==> flow/design.v <==
module spi_port (
    input wire clk,                
    input wire rst_n,              
    input wire spi_clk,           
    input wire spi_mosi,          
    output wire spi_miso,         
    input wire spi_cs_n,          
    output reg [15:0] capture_reg
);
    reg [15:0] shift_reg;          
    reg cs_n_prev;                 
    always @(posedge clk or negedge rst_n) begin
        if (!rst_n) begin
            shift_reg <= 16'b0;
            capture_reg <= 16'b0;
            cs_n_prev <= 1'b1;
        end else begin
            cs_n_prev <= spi_cs_n;
            if (!spi_cs_n) begin
                shift_reg <= {shift_reg[14:0], spi_mosi};
            end else if (cs_n_prev == 1'b0 && spi_cs_n == 1'b1) begin
                capture_reg <= shift_reg;
            end
        end
    end
    assign spi_miso = 1'b0;
    wire _unused_spi_clk = spi_clk;
endmodule
module config_memory #(
    parameter NUM_ADDRESSES = 8  
)(
    input wire clk,                    
    input wire rst_n,                  
    input wire [7:0] addr,             
    input wire [7:0] data_in,          
    input wire wr_en,                  
    input wire rd_en,                  
    output reg [7:0] data_out         
);
    reg [7:0] memory [0:NUM_ADDRESSES-1];  
    integer i;
    always @(posedge clk or negedge rst_n) begin
        if (!rst_n) begin
            for (i = 0; i < NUM_ADDRESSES; i = i + 1) begin
                memory[i] <= 8'b0;
            end
        end else if (wr_en && addr < NUM_ADDRESSES) begin
            memory[addr[2:0]] <= data_in;
        end
    end
    always @(posedge clk) begin
        if (rd_en) begin
            data_out <= (addr < NUM_ADDRESSES) ? memory[addr[2:0]] : 8'b0;
        end
    end
endmodule
module demux1to2 (
    input wire clk,                
    input wire rst_n,              
    input wire [7:0]sel,     
    input wire [7:0] d,            
    output wire [7:0] a,
    output wire [7:0] b            
);
    reg [7:0] a_hold;
    reg [7:0] b_hold;
    always @(posedge clk or negedge rst_n) begin
        if (!rst_n) begin
            a_hold <= 8'b0;
            b_hold <= 8'b0;
        end else begin
            case(sel)
                8'd0: a_hold <= d;
                8'd1: b_hold <= d;
                default: ;
            endcase
        end
    end
    assign a = (sel == 8'd0) ? d : a_hold;
    assign b = (sel == 8'd1) ? d : b_hold;
endmodule
module decimator (
    input wire clk,                
    input wire rst,                
    input wire [7:0] decimation_ratio,  
    input wire data,               
    output reg out,               
    output reg dec_clk            
);
    reg [7:0] counter;           
    always @(posedge clk or posedge rst) begin
        if (rst) begin
            counter <= 8'b0;
            out <= 1'b0;
            dec_clk <= 1'b0;
        end else begin
            if (decimation_ratio == 8'b1) begin
                out <= data;
            end else begin
                counter <= counter + 1;
                if (counter >= decimation_ratio-1) begin
                    counter <= 8'b0;
                    out <= data;
                    dec_clk <= ~dec_clk;
                end
            end
        end
    end
endmodule
module buffer #(
    parameter MAX_LENGTH = 256
)(
    input wire clk,             
    input wire rst,             
    input wire en,              
    input wire data_1,          
    input wire data_2,          
    input wire [7:0] length,    
    output reg [7:0] corr,      
    output reg pos,
    output reg neg
);
    reg [MAX_LENGTH-1:0] shift_reg_1;
    reg [MAX_LENGTH-1:0] shift_reg_2;
    reg [7:0] corr_neg;
    reg [7:0] corr_pos;
    integer i;
    always @(posedge clk or posedge rst) begin
        if (rst) begin
            shift_reg_1 <= {MAX_LENGTH{1'b0}};
            shift_reg_2 <= {MAX_LENGTH{1'b0}};
            pos <= 1'b0;
            neg <= 1'b0;
            corr <= 8'b0;
            corr_neg <= 8'b0;
            corr_pos <= 8'b0;
        end else if (en) begin
            shift_reg_1 <= {shift_reg_1[MAX_LENGTH-2:0], data_1};
            shift_reg_2 <= {shift_reg_2[MAX_LENGTH-2:0], data_2};
            corr <= corr + (data_1 ^ data_2) - (shift_reg_1[MAX_LENGTH - 1] ^ shift_reg_2[MAX_LENGTH - 1]) ;
            if (length > 1) begin
                corr_neg <= corr_neg + (shift_reg_1[0] ^ data_2) - (shift_reg_1[MAX_LENGTH - 1] ^ shift_reg_2[MAX_LENGTH - 2]);
                corr_pos <= corr_pos + (data_1 ^ shift_reg_2[0]) - (shift_reg_1[MAX_LENGTH - 2] ^ shift_reg_2[MAX_LENGTH - 1]);
            end
            if (corr_neg < corr_pos) begin
                neg <= 1'b1;
                pos <= 1'b0;
            end else if (corr_pos < corr_neg) begin
                pos <= 1'b1;
                neg <= 1'b0;
            end else begin
                pos <= 1'b0;
                neg <= 1'b0;
            end
        end
    end
endmodule
module top_module(
    input wire clk,
    input wire rst,
    input wire spi_mosi,
    input wire spi_cs_n,
    input wire mic_data_1,
    input wire mic_data_2,
    output wire [7:0] out,
    output wire pos,
    output wire neg
);
wire [7:0] addr;
wire [7:0] value;
wire wr_en = 1;
wire rd_en = 1;
wire [7:0] mem_out;
wire [7:0] decimation_ratio;
wire dec_data_1;
wire dec_data_2;
wire dec_clk;
wire [7:0] filter_length;
wire [7:0] filter_out;
wire [15:0] capture_reg;
wire dummy;
wire dummy2;
wire corr_dec_en;
assign addr = capture_reg[15:8];
assign value = capture_reg[7:0];
    spi_port u_spi_port(
        .clk(clk),
        .rst_n(!rst),
        .spi_clk(clk),
        .spi_mosi(spi_mosi),
        .spi_miso(dummy),
        .spi_cs_n(spi_cs_n),
        .capture_reg(capture_reg)
    );
    config_memory u_memory(
        .clk(clk),            
        .rst_n(!rst),          
        .addr(addr),     
        .data_in(value),  
        .wr_en(wr_en),          
        .rd_en(rd_en),          
        .data_out(mem_out) 
    );
    demux1to2 u_demux1to2(
        .clk(clk),
        .rst_n(!rst),
        .sel(addr),
        .d(mem_out),
        .a(decimation_ratio),  
        .b(filter_length)
    );
    decimator u_decimator_1(
        .clk(clk),              
        .rst(rst),              
        .decimation_ratio(decimation_ratio),
        .data(mic_data_1),             
        .out(dec_data_1),              
        .dec_clk(dec_clk)           
    );
    decimator u_decimator_2(
        .clk(clk),              
        .rst(rst),              
        .decimation_ratio(decimation_ratio),
        .data(mic_data_2),             
        .out(dec_data_2),              
        .dec_clk(dummy2)           
    );
    buffer u_buffer(
        .clk(clk),         
        .rst(rst),         
        .en(corr_dec_en),
        .data_1(dec_data_1),        
        .data_2(dec_data_2),        
        .length(filter_length),
        .corr(out),
        .pos(pos),
        .neg(neg)   
    );
reg dec_clk_q;
always @(posedge clk or posedge rst) begin
    if (rst) dec_clk_q <= 1'b0;
    else dec_clk_q <= dec_clk;
end
assign corr_dec_en = (decimation_ratio == 8'b1) | (dec_clk & ~dec_clk_q);
endmodule
; ---- Tool chain data of top_module
; The steps from the RTL of top_module to its reports follow in flow order.
; Line numbers count from 1 in the design file above.
; Cell names lack the library's common part.
; Not given: --
[setup]
top = top_module
clock = clk
cell_library = sky130hd
pvt_corner = tt_025C_1v80

; ---- Elaborated design
; Yosys after proc, flatten, opt, wreduce and memory -nomap, before mapping. Print and check cells are not counted. Equal cells are merged and count once.
[op_classes]
add_sub_neg = 9
n_cmp = 6
equal = 9
muxes = 12
n_logic = 12
reduce_logical = 16
[ops]
columns = operator, n
row1 = >= comparator 8 x 32 -> 1 bit, 2
row2 = case mux 8 bit (select 8 bit), 1
row3 = two-way mux 8 bit, 4
row4 = adder 8 bit, 3
row5 = subtractor 8 bit, 3
row6 = AND reduction 2 bit, 11
row7 = adder 8 x 1 -> 8 bit with constant B, 2
row8 = equality test 8 x 1 -> 1 bit with constant B, 2
row9 = < comparator 8 bit, 2
row10 = equality test 3 bit with constant B, 4
row11 = subtractor 8 x 1 -> 9 bit with constant B, 1
row12 = greater-than comparator 8 x 1 -> 1 bit with constant B, 1
row13 = < comparator 8 x 4 -> 1 bit with constant B, 1
row14 = zero test 8 bit, 1
row15 = two-way mux 1 bit, 7
row16 = bitwise XOR 1 bit, 6
row17 = equality test 3 x 2 -> 1 bit with constant B, 2
row18 = inverter 1 bit, 4
row19 = nonzero test 2 bit, 2
row20 = equality test 3 x 1 -> 1 bit with constant B, 1
row21 = zero test 3 bit, 1
row22 = bitwise AND 1 bit, 1
row23 = bitwise OR 1 bit, 1
row24 = logical AND 1 bit, 1
[bits]
reg_bits = 679
out_inout_bits = 10
elab_cells = 91

; ---- Longest topological paths
; Yosys ltp: most cells in a row. Word level: on the elaborated netlist, between registers, memories and ports. Mapped: between sequential cells and ports; inverters and the memories' decode and read muxes count.
[logic_depth]
depth_word = 6
ABC_AREA = 0
depth_mapped = 15
mapped_depth_nobuf = 13

; ---- Synthesis result
; Yosys stat after the flow's synthesis: flattened, memories mapped to cells. It holds for the ABC_AREA given above (unset counts as 0); a run with the other value may have another netlist.
[synth_totals]
cell_count = 2935
yosys_area_um2 = 27670.3
ff_cells = 678
[by_type]
columns = cell_type, n, type_area_um2
row1 = dfrtp_1, 669, 1.67E+04
row2 = nand2_1, 1577, 5.92E+03
row3 = mux2_2, 113, 1272.47
row4 = ha_1, 45, 563.04
row5 = buf_2, 63, 315.302
row6 = clkbuf_1, 76, 285.274
row7 = o21ai_0, 46, 230.221
row8 = xor2_1, 26, 227.718
row9 = nor2_1, 50, 187.68
row10 = inv_1, 49, 183.926
row11 = dfxtp_1, 8, 160.154
row12 = a21oi_1, 31, 155.149
row13 = mux2i_1, 12, 120.115
row14 = xnor2_1, 13, 113.859
row15 = nor2b_1, 15, 93.84
row16 = a21o_1, 10, 75.072
row17 = fa_1, 3, 60.058
row18 = nand3_1, 11, 55.053
; Not listed: further types 41, cells in them 118.
; The figures by module come from a second, unflattened synthesis with its own total; it is not the netlist above.
[unflattened]
hier_cells = 1863
hier_area_um2 = 28041.9
; Rows give one instance, submodules left out.
[by_module]
columns = module, n_inst, n_cells, area_um2, seq_area_um2
row1 = buffer, 1, 1325, 21020.2, 13462.9
row2 = config_memory, 1, 229, 3345.7, 1841.8
row3 = decimator, 2, 97, 825.8, 250.2
row4 = spi_port, 1, 72, 1297.5, 827.0
row5 = demux1to2, 1, 36, 660.6, 400.4
row6 = top_module, 1, 7, 66.3, 25.0

; ---- Timing after synthesis
; Path of least setup slack by OpenSTA after synthesis, without wires, with an ideal clock, recovery checks aside; 20% of the period is set as input and as output delay. Where synthesis merged equal registers, the netlist keeps one of their names.
[synth_timing]
path_kind = register to register
from = reg u_spi_port.capture_reg[12]
to = reg u_decimator_2.out
tclk_ns = 8.0
setup_time_ns = 0.125
launch_ns = 0.000
t_arrival_ns = 3.993
t_required_ns = 7.875
setup_slack_ns = 3.882
delay_ns = 4.118
path_stages = 16
path_buffers = 2
synth_period_reached_ns = 4.118
; "delay_ns" = arrival - input delay + setup time.
; "path_stages": output pins that drive a net of the path, with the launching flip-flop's if there is one; two outputs of one cell count as two.
; "synth_period_reached_ns" is the clock period less the worst setup slack; recovery checks do not enter. This is arithmetic on one report: input and output delays are still those of the set period (20% each).
; The rows between start and end are the longest chain of elaborated cells between them; the timing report does not say that the signal goes this way. Where chains are equally long, one stands for them.
; A line is the first line of the expression or statement that the cell stems from. Yosys adds cells for indexed reads and writes and turns some case tables into memories.
; At most two assigning lines are given for a register; there are more.
[synth_between]
path_cell_list = dfrtp_1 or4_1 buf_2 nor3_4 buf_2 mux2i_1 ha_1 xor2_1 ha_1 o21ai_0 o21bai_1 a21oi_1 a2111oi_2 o22ai_1 o21ai_1 mux2_2
elab_chain_len = 6
cone_cells = 8
classes_between = 1 x add/sub; 1 x compare; 1 x eq/ne; 3 x mux; 2 x reduce/logical
[synth_rtl]
columns = element, line_no
row1 = from (decl), 8  ; output reg [15:0] capture_reg
row2 = from (assign), 15  ; capture_reg <= 16'b0;
row3 = from (assign), 22  ; capture_reg <= shift_reg;
row4 = zero test 8 bit, 79  ; assign a = (sel == 8'd0) ? d : a_hold;
row5 = two-way mux 8 bit, 79
row6 = subtractor 8 x 1 -> 9 bit, 101  ; if (counter >= decimation_ratio-1) begin
row7 = >= comparator 8 x 32 -> 1 bit, 101
row8 = two-way mux 1 bit, 101
row9 = two-way mux 1 bit, 97  ; if (decimation_ratio == 8'b1) begin
row10 = to (assign), 98  ; out <= data;
row11 = to (assign), 103  ; out <= data;
row12 = to (decl), 87  ; output reg out,

; ---- Timing after layout
; From the final timing report of record 1: the path of least setup slack in the routed layout; clock arrival at registers is part of the times.
[layout_timing]
path_kind = register to register
from = reg u_spi_port.capture_reg[12]
to = reg u_decimator_2.out
tclk_ns = 8.83
setup_time_ns = 0.07
launch_ns = 0.59
t_arrival_ns = 5.64
t_required_ns = 9.36
setup_slack_ns = 3.72
path_stages = 16
path_buffers = 2
; The rows between start and end are the longest chain of elaborated cells between them; the timing report does not say that the signal goes this way. Where chains are equally long, one stands for them.
; At most two assigning lines are given for a register; there are more.
[layout_between]
path_cell_list = dfrtp_1 or4_1 buf_2 nor3_4 buf_2 mux2i_1 ha_1 xor2_1 ha_1 o21ai_0 o21bai_1 a21oi_1 a2111oi_2 o22ai_1 o21ai_1 mux2_2
elab_chain_len = 6
cone_cells = 8
classes_between = 1 x add/sub; 1 x compare; 1 x eq/ne; 3 x mux; 2 x reduce/logical
[layout_rtl]
columns = element, line_no
row1 = from (decl), 8  ; output reg [15:0] capture_reg
row2 = from (assign), 15  ; capture_reg <= 16'b0;
row3 = from (assign), 22  ; capture_reg <= shift_reg;
row4 = zero test 8 bit, 79  ; assign a = (sel == 8'd0) ? d : a_hold;
row5 = two-way mux 8 bit, 79
row6 = subtractor 8 x 1 -> 9 bit, 101  ; if (counter >= decimation_ratio-1) begin
row7 = >= comparator 8 x 32 -> 1 bit, 101
row8 = two-way mux 1 bit, 101
row9 = two-way mux 1 bit, 97  ; if (decimation_ratio == 8'b1) begin
row10 = to (assign), 98  ; out <= data;
row11 = to (assign), 103  ; out <= data;
row12 = to (decl), 87  ; output reg out,

FLOW RESULTS
============

top_module through Yosys and OpenROAD on sky130hd: 4 stored runs, unordered, with their settings and measured results. The constraints put input and output delay at 20% of the set period each and load the outputs with 0.01 pF.

# record 1
==> flow/run.sh <==
#!/bin/bash
# the make line also repeats the synthesis and layout settings of config.mk as NAME=value (left out here)
make -C /OpenROAD-flow-scripts/flow DESIGN_CONFIG=/design/flow/config.mk WORK_HOME=/design/flow/orfs CLKGATE_MAP_FILE= finish
==> flow/config.mk <==
export PLATFORM = sky130hd
export DESIGN_NAME = top_module
export DESIGN_NICKNAME = top_module
export VERILOG_FILES = /design/flow/design.v
export SDC_FILE = /design/flow/constraint.sdc
export NUM_CORES = 4
export LEC_CHECK = 0
export CAP_MARGIN = 20
export CELL_PAD_IN_SITES_DETAIL_PLACEMENT = 2
export CORE_ASPECT_RATIO = 1.13
export CORE_MARGIN = 2
export CORE_UTILIZATION = 29
export CTS_CLUSTER_DIAMETER = 363
export CTS_CLUSTER_SIZE = 62
export GPL_TIMING_DRIVEN = 0
export MAX_ROUTING_LAYER = met4
export PLACE_DENSITY_LB_ADDON = 0.06
export SETUP_SLACK_MARGIN = -0.37
export SLEW_MARGIN = 35
==> flow/constraint.sdc <==
create_clock -name core_clock -period 8.83 [get_ports {clk}]
set_input_delay 1.7660 -clock core_clock [delete_from_list [all_inputs] [get_ports {clk}]]
set_output_delay 1.7660 -clock core_clock [all_outputs]
set_load 0.01 [all_outputs]

==> record 1: results <==
design_die_area_um2=97905.1
utilization_pct=32.3
worst_setup_slack_ns=3.723
synth_area_um2=27670.3
fin_tns_ns=0.000

# record 2
==> flow/run.sh <==
#!/bin/bash
# the make line also repeats the synthesis and layout settings of config.mk as NAME=value (left out here)
make -C /OpenROAD-flow-scripts/flow DESIGN_CONFIG=/design/flow/config.mk WORK_HOME=/design/flow/orfs CLKGATE_MAP_FILE= finish
==> flow/config.mk <==
export PLATFORM = sky130hd
export DESIGN_NAME = top_module
export DESIGN_NICKNAME = top_module
export VERILOG_FILES = /design/flow/design.v
export SDC_FILE = /design/flow/constraint.sdc
export NUM_CORES = 4
export LEC_CHECK = 0
export ABC_AREA = 0
export CAP_MARGIN = 5
export CELL_PAD_IN_SITES_DETAIL_PLACEMENT = 1
export CELL_PAD_IN_SITES_GLOBAL_PLACEMENT = 3
export CORE_ASPECT_RATIO = 1.06
export CORE_MARGIN = 8
export CORE_UTILIZATION = 40
export CTS_CLUSTER_DIAMETER = 382
export CTS_CLUSTER_SIZE = 58
export GPL_ROUTABILITY_DRIVEN = 1
export HOLD_SLACK_MARGIN = 0.22
export MIN_ROUTING_LAYER = met1
export SETUP_SLACK_MARGIN = 2.4
export SLEW_MARGIN = 20
==> flow/constraint.sdc <==
create_clock -name core_clock -period 8.0 [get_ports {clk}]
set_input_delay 1.6000 -clock core_clock [delete_from_list [all_inputs] [get_ports {clk}]]
set_output_delay 1.6000 -clock core_clock [all_outputs]
set_load 0.01 [all_outputs]

==> record 2: results <==
design_die_area_um2=77852.0
utilization_pct=42.3
worst_setup_slack_ns=2.962
synth_area_um2=27670.3
fin_tns_ns=0.000

# record 3
==> flow/run.sh <==
#!/bin/bash
# the make line also repeats the synthesis and layout settings of config.mk as NAME=value (left out here)
make -C /OpenROAD-flow-scripts/flow DESIGN_CONFIG=/design/flow/config.mk WORK_HOME=/design/flow/orfs CLKGATE_MAP_FILE= finish
==> flow/config.mk <==
export PLATFORM = sky130hd
export DESIGN_NAME = top_module
export DESIGN_NICKNAME = top_module
export VERILOG_FILES = /design/flow/design.v
export SDC_FILE = /design/flow/constraint.sdc
export NUM_CORES = 4
export LEC_CHECK = 0
export ABC_AREA = 0
export CAP_MARGIN = 20
export CORE_MARGIN = 2
export CORE_UTILIZATION = 45
export MIN_ROUTING_LAYER = met1
export PLACE_DENSITY = 0.75
export SLEW_MARGIN = 20
export TNS_END_PERCENT = 55
==> flow/constraint.sdc <==
create_clock -name core_clock -period 6.95 [get_ports {clk}]
set_input_delay 1.3900 -clock core_clock [delete_from_list [all_inputs] [get_ports {clk}]]
set_output_delay 1.3900 -clock core_clock [all_outputs]
set_load 0.01 [all_outputs]

==> record 3: results <==
design_die_area_um2=63488.9
utilization_pct=50.7
worst_setup_slack_ns=2.168
synth_area_um2=27670.3
fin_tns_ns=0.000

# record 4
==> flow/run.sh <==
#!/bin/bash
# the make line also repeats the synthesis and layout settings of config.mk as NAME=value (left out here)
make -C /OpenROAD-flow-scripts/flow DESIGN_CONFIG=/design/flow/config.mk WORK_HOME=/design/flow/orfs CLKGATE_MAP_FILE= finish
==> flow/config.mk <==
export PLATFORM = sky130hd
export DESIGN_NAME = top_module
export DESIGN_NICKNAME = top_module
export VERILOG_FILES = /design/flow/design.v
export SDC_FILE = /design/flow/constraint.sdc
export NUM_CORES = 4
export LEC_CHECK = 0
export ABC_AREA = 1
export CAP_MARGIN = 20
export CELL_PAD_IN_SITES_DETAIL_PLACEMENT = 1
export CELL_PAD_IN_SITES_GLOBAL_PLACEMENT = 2
export CORE_ASPECT_RATIO = 1.47
export CORE_MARGIN = 2
export CORE_UTILIZATION = 40
export CTS_CLUSTER_DIAMETER = 382
export CTS_CLUSTER_SIZE = 58
export HOLD_SLACK_MARGIN = 0.22
export MIN_ROUTING_LAYER = met2
export SETUP_SLACK_MARGIN = 1.87
export SLEW_MARGIN = 20
==> flow/constraint.sdc <==
create_clock -name core_clock -period 8.0 [get_ports {clk}]
set_input_delay 1.6000 -clock core_clock [delete_from_list [all_inputs] [get_ports {clk}]]
set_output_delay 1.6000 -clock core_clock [all_outputs]
set_load 0.01 [all_outputs]

==> record 4: results <==
design_die_area_um2=70851.7
utilization_pct=42.2
worst_setup_slack_ns=3.776
synth_area_um2=27480.1
fin_tns_ns=0.000
